==> flow/design.v <==
module apb_dut (
  input  wire        PSEL,
  input  wire        PENABLE,
  input  wire [31:0] PADDR,
  input  wire        PWRITE,
  input  wire [31:0] PWDATA,
  input  wire        PCLK,
  input  wire        PRESET,
  output reg  [31:0] PRDATA,
  output reg         PREADY,
  output reg         PSLVERR
);
  parameter IDLE   = 2'b00;
  parameter SETUP  = 2'b01;
  parameter ACCESS = 2'b10;
  reg [1:0] ps, ns;  
  reg [31:0] mem [31:0];  
  reg        mem_we;      
  always @(posedge PCLK) begin
    if (PRESET) begin
      ps <= IDLE;
    end else begin
      ps <= ns;
    end
  end
  always @(posedge PCLK) begin
    if (mem_we) begin
      mem[PADDR[4:0]] <= PWDATA;
    end
  end
  always @(*) begin
    ns      = ps;
    PREADY  = 1'b0;  
    PSLVERR = 1'b0;  
    mem_we  = 1'b0;
    PRDATA  = mem[PADDR[4:0]];
    case (ps)
      IDLE: begin
        if (PSEL == 1'b1 && PENABLE == 1'b0) begin
          ns = SETUP;
        end else begin
          ns = IDLE;
        end
      end
      SETUP: begin
        if (PSEL == 1'b1 && PENABLE == 1'b1) begin
          ns     = ACCESS;
          PREADY = 1'b1;  
          if (PADDR >= 32) begin  
            PSLVERR = 1'b1;
          end else begin
            if (PWRITE) begin
              mem_we = 1'b1;
            end
          end
        end else if (PSEL == 1'b1 && PENABLE == 1'b0) begin
          ns = SETUP;
        end else begin
          ns = IDLE;
        end
      end
      ACCESS: begin
        PREADY = 1'b1;  
        if (PADDR >= 32) begin
          PSLVERR = 1'b1;
        end
        if (PSEL == 1'b1 && PENABLE == 1'b0) begin
          ns = SETUP;
        end else if (PSEL == 1'b0 && PENABLE == 1'b0) begin
          ns = IDLE;
        end else begin
          ns = IDLE;
        end
      end
      default: ns = IDLE;
    endcase
  end
endmodule
* Tool chain data of apb_dut
Tool output for the design above, in the order of the flow. Line numbers count from 1 in the design file above. Operators: Yosys type, input widths -> output width; for muxes data width and select width s. Library cell names are shortened. A cell with n/a has no value.
Set-up: design top apb_dut, clock input PCLK, library sky130hd, corner tt_025C_1v80

* After elaboration
Counts by Yosys on the flattened word-level netlist (proc, flatten, opt, wreduce; memories kept). Register bits leave out memories and registers merged into their read ports (data or address); mux counts leave out enables and synchronous resets folded into registers. Print and check cells are left out. Cells with the same type and inputs are merged into one. Memory sizes are those after Yosys's memory passes, which may raise the word count (mostly to a power of two), join words into wider ones and drop unused or constant bits.
Bit counts: word-level cells 25, input port bits 69, output and inout bits 34, register bits 2, memory bits (writable) 1024, memory cells 1
Memory list:
- mem | depth 32, width 32, read ports 1, wr ports 1, line 17 | reg [31:0] mem [31:0];
Cells by class: multiplexer cells 15, bitwise operators 1, order comparisons 1, reduce/logical cells 4, eq/ne operators 2
Operator list (count):
- $ge 32x6->1 const B | 1
- $mux 32 | 1
- $mux 1 | 9
- $mux 5 | 1
- $pmux 2 s2 | 1
- $pmux 1 s2 | 2
- $logic_and 1x1->1 | 2
- $eq 2x1->1 const B | 1
- $eq 2x2->1 const B | 1
- $logic_not 2->1 | 1
- $reduce_or 2->1 | 1
- $mux 2 | 1
- $not 1->1 | 1

* Depth
Yosys ltp: most cells in a row. Word level: on the elaborated netlist, between registers, memories and ports. Mapped: between sequential cells and ports; inverters and the memories' decode and read muxes count.
Depth: word-level depth 5, ABC_AREA 0, gate-level depth with buffers 8

* Netlist
Source: synth_stat.txt of the flow (Yosys; design flattened, memories mapped). It holds for the ABC_AREA given above (unset counts as 0); a run with the other value may have another netlist.
Cell types:
- edfxtp_1 | count 1024, total area 3.07E+04 µm²
- mux2i_1 | count 512, total area 5.12E+03 µm²
- o22ai_1 | count 256, total area 1.6E+03 µm²
- nor4_1 | count 69, total area 431.664 µm²
- buf_2 | count 71, total area 355.341 µm²
- clkbuf_1 | count 58, total area 217.709 µm²
- nand2_1 | count 34, total area 127.622 µm²
- nor3_1 | count 23, total area 115.11 µm²
- nor3_2 | count 10, total area 100.096 µm²
- nand4bb_1 | count 6, total area 67.565 µm²
- dfxtp_1 | count 2, total area 40.038 µm²
- or4b_1 | count 4, total area 40.038 µm²
- nand4b_1 | count 4, total area 35.034 µm²
- buf_6 | count 3, total area 33.782 µm²
- nand3b_1 | count 3, total area 22.522 µm²
- nand2b_1 | count 3, total area 18.768 µm²
- or3b_2 | count 2, total area 17.517 µm²
- nand3_1 | count 3, total area 15.014 µm²
Not listed: further types 9, cells in them 12.
Mapped netlist: synthesis area 39192.6 µm², flip-flops 1026, buffers 132, cell count 2099

* Worst setup path after synthesis
Path of least setup slack by OpenSTA after synthesis, without wires, with an ideal clock, recovery checks aside; 20% of the period is set as input and as output delay. Where synthesis merged equal registers, the netlist keeps one of their names.
Path after synthesis: path type in2reg, from input PADDR[19], to memory mem[4][0], data arrival time 4224 ps, required time 3739 ps, delay of the path 3845 ps, slack -485 ps, setup time 461 ps, stages 6, path buffers 2, period 4200 ps, synthesis period reached 4685 ps
"delay of the path" is the arrival time less input delay plus setup time. "stages" counts driving pins, that of a launching flip-flop among them; a cell with two outputs on the path counts twice. "synthesis period reached" is the clock period less the worst setup slack; recovery checks do not enter. This is arithmetic on one report: input and output delays are still those of the set period (20% each). Between the ends stands the longest chain of elaborated cells between them, by number of cells; it is not shown to be the way that was timed. Of several equally long chains one is given. A line is the first line of the expression or statement that the cell stems from. Yosys adds cells for indexed reads and writes and turns some case tables into memories. The path ends at the enable pin of a flip-flop; only ways to that pin are counted.
On the way, after synthesis: cell sequence nor4_1 > nand4_1 > or4_1 > buf_2 > buf_6 > nor3_1, cells in the longest elaborated chain 5
RTL lines, path after synthesis:
- start: declaration | line 4 | input  wire [31:0] PADDR,
- $ge 32x6->1 | line 49 | if (PADDR >= 32) begin
- $mux 1 | line 49
- $mux 1 | line 46 | if (PSEL == 1'b1 && PENABLE == 1'b1) begin
- $mux 1 | line 37 | case (ps)
- $mux 5 | line 27 | if (mem_we) begin
- end: declaration | line 17 | reg [31:0] mem [31:0];

* Timing after layout
From the final timing report of entry A: the path of least setup slack in the routed layout; clock arrival at registers is part of the times. The path's times are printed in steps of 10 ps; the period is the one set.
Path post-layout: path type in2out, from input PADDR[1], to output PRDATA[20], external output delay 630 ps, stages 8, slack -100 ps, data arrival time 2620 ps, path buffers 4, period 3150 ps, required time 2520 ps
Between the ends stands the longest chain of elaborated cells between them, by number of cells; it is not shown to be the way that was timed. Of several equally long chains one is given. The chain passes a memory read, where the word-level depth is cut; so it can be longer than that depth.
On the way, post-layout: cell sequence buf_16 > bufbuf_16 > mux2i_1 > o22ai_2 > nor4_4 > buf_4 > nand2_4 > buf_6, cells in the longest elaborated chain 1
RTL lines, path post-layout:
- start: declaration | line 4 | input  wire [31:0] PADDR,
- $mem_v2 32x32 | line 17 | reg [31:0] mem [31:0];
- end: declaration | line 9 | output reg  [31:0] PRDATA,

Subject: apb_dut on sky130hd, stored results

Hello all,

Settings and measured results of 4 stored flow runs for module apb_dut (sky130hd), not sorted in any way. The constraints put input and output delay at 20% of the set period each and load the outputs with 0.01 pF.
"time on the worst setup path": the worst setup path's part of the clock period (all of it between registers, 20% less for each end at a port) less its slack. A launch clock that arrives late makes it longer, a capture clock that arrives late makes it shorter.
"time on the worst setup path" is known to 10 ps.

[entry A] flow files
==> flow/run.sh <==
#!/bin/bash
# the make line also repeats the synthesis and layout settings of config.mk as NAME=value (left out here)
make -C /OpenROAD-flow-scripts/flow DESIGN_CONFIG=/design/flow/config.mk WORK_HOME=/design/flow/orfs CLKGATE_MAP_FILE= finish
==> flow/config.mk <==
export PLATFORM = sky130hd
export DESIGN_NAME = apb_dut
export DESIGN_NICKNAME = apb_dut
export VERILOG_FILES = /design/flow/design.v
export SDC_FILE = /design/flow/constraint.sdc
export NUM_CORES = 4
export LEC_CHECK = 0
export ABC_AREA = 0
export CAP_MARGIN = 20
export CORE_ASPECT_RATIO = 0.8
export CORE_MARGIN = 2
export CORE_UTILIZATION = 68
export CTS_CLUSTER_DIAMETER = 258
export PLACE_DENSITY_LB_ADDON = 0.16
export SETUP_SLACK_MARGIN = 0.35
export SLEW_MARGIN = 35
==> flow/constraint.sdc <==
create_clock -name core_clock -period 3.15 [get_ports {PCLK}]
set_input_delay 0.6300 -clock core_clock [delete_from_list [all_inputs] [get_ports {PCLK}]]
set_output_delay 0.6300 -clock core_clock [all_outputs]
set_load 0.01 [all_outputs]

[entry A] result: synthesized cell area 39192.6 µm²; area of the die 59584.2 µm²; std-cell area (final layout) 50980.1 µm²; setup slack of the worst path -102 ps; total negative slack -168 ps; time on the worst setup path 1990 ps; type of the worst setup path in2out

[entry B] flow files
==> flow/run.sh <==
#!/bin/bash
# the make line also repeats the synthesis and layout settings of config.mk as NAME=value (left out here)
make -C /OpenROAD-flow-scripts/flow DESIGN_CONFIG=/design/flow/config.mk WORK_HOME=/design/flow/orfs CLKGATE_MAP_FILE= finish
==> flow/config.mk <==
export PLATFORM = sky130hd
export DESIGN_NAME = apb_dut
export DESIGN_NICKNAME = apb_dut
export VERILOG_FILES = /design/flow/design.v
export SDC_FILE = /design/flow/constraint.sdc
export NUM_CORES = 4
export LEC_CHECK = 0
export CAP_MARGIN = 20
export CELL_PAD_IN_SITES_DETAIL_PLACEMENT = 0
export CELL_PAD_IN_SITES_GLOBAL_PLACEMENT = 3
export CORE_ASPECT_RATIO = 0.64
export CORE_MARGIN = 2
export CORE_UTILIZATION = 61
export CTS_CLUSTER_SIZE = 100
export GPL_ROUTABILITY_DRIVEN = 0
export MAX_ROUTING_LAYER = met5
export MIN_ROUTING_LAYER = met1
export PLACE_DENSITY_LB_ADDON = 0.05
export SETUP_SLACK_MARGIN = 0.83
export SLEW_MARGIN = 20
==> flow/constraint.sdc <==
create_clock -name core_clock -period 3.17 [get_ports {PCLK}]
set_input_delay 0.6340 -clock core_clock [delete_from_list [all_inputs] [get_ports {PCLK}]]
set_output_delay 0.6340 -clock core_clock [all_outputs]
set_load 0.01 [all_outputs]

[entry B] result: synthesized cell area 39192.6 µm²; area of the die 66344.3 µm²; std-cell area (final layout) 50355.8 µm²; setup slack of the worst path 75 ps; total negative slack 0 ps; time on the worst setup path 1830 ps; type of the worst setup path in2out

[entry C] flow files
==> flow/run.sh <==
#!/bin/bash
# the make line also repeats the synthesis and layout settings of config.mk as NAME=value (left out here)
make -C /OpenROAD-flow-scripts/flow DESIGN_CONFIG=/design/flow/config.mk WORK_HOME=/design/flow/orfs CLKGATE_MAP_FILE= finish
==> flow/config.mk <==
export PLATFORM = sky130hd
export DESIGN_NAME = apb_dut
export DESIGN_NICKNAME = apb_dut
export VERILOG_FILES = /design/flow/design.v
export SDC_FILE = /design/flow/constraint.sdc
export NUM_CORES = 4
export LEC_CHECK = 0
export ABC_AREA = 1
export CAP_MARGIN = 0
export CELL_PAD_IN_SITES_DETAIL_PLACEMENT = 0
export CELL_PAD_IN_SITES_GLOBAL_PLACEMENT = 3
export CORE_ASPECT_RATIO = 1.92
export CORE_MARGIN = 2
export CORE_UTILIZATION = 58
export CTS_CLUSTER_SIZE = 48
export GPL_ROUTABILITY_DRIVEN = 1
export MAX_ROUTING_LAYER = met5
export MIN_ROUTING_LAYER = met1
export PLACE_DENSITY_LB_ADDON = 0.05
export SETUP_SLACK_MARGIN = 0.22
export SLEW_MARGIN = 15
export TNS_END_PERCENT = 5
==> flow/constraint.sdc <==
create_clock -name core_clock -period 2.96 [get_ports {PCLK}]
set_input_delay 0.5920 -clock core_clock [delete_from_list [all_inputs] [get_ports {PCLK}]]
set_output_delay 0.5920 -clock core_clock [all_outputs]
set_load 0.01 [all_outputs]

[entry C] result: did not finish, placement stopped with FLW-0024

[entry D] flow files
==> flow/run.sh <==
#!/bin/bash
# the make line also repeats the synthesis and layout settings of config.mk as NAME=value (left out here)
make -C /OpenROAD-flow-scripts/flow DESIGN_CONFIG=/design/flow/config.mk WORK_HOME=/design/flow/orfs CLKGATE_MAP_FILE= finish
==> flow/config.mk <==
export PLATFORM = sky130hd
export DESIGN_NAME = apb_dut
export DESIGN_NICKNAME = apb_dut
export VERILOG_FILES = /design/flow/design.v
export SDC_FILE = /design/flow/constraint.sdc
export NUM_CORES = 4
export LEC_CHECK = 0
export CAP_MARGIN = 20
export CORE_MARGIN = 2
export CORE_UTILIZATION = 33
export CTS_CLUSTER_DIAMETER = 263
export CTS_CLUSTER_SIZE = 73
export GPL_TIMING_DRIVEN = 0
export PLACE_DENSITY = 0.6
export SETUP_SLACK_MARGIN = -0.15
export SLEW_MARGIN = 20
export TNS_END_PERCENT = 65
==> flow/constraint.sdc <==
create_clock -name core_clock -period 7.05 [get_ports {PCLK}]
set_input_delay 1.4100 -clock core_clock [delete_from_list [all_inputs] [get_ports {PCLK}]]
set_output_delay 1.4100 -clock core_clock [all_outputs]
set_load 0.01 [all_outputs]

[entry D] result: synthesized cell area 39192.6 µm²; area of the die 121539.0 µm²; std-cell area (final layout) 44203.6 µm²; setup slack of the worst path 93 ps; total negative slack 0 ps; time on the worst setup path 4140 ps; type of the worst setup path in2out

Thanks
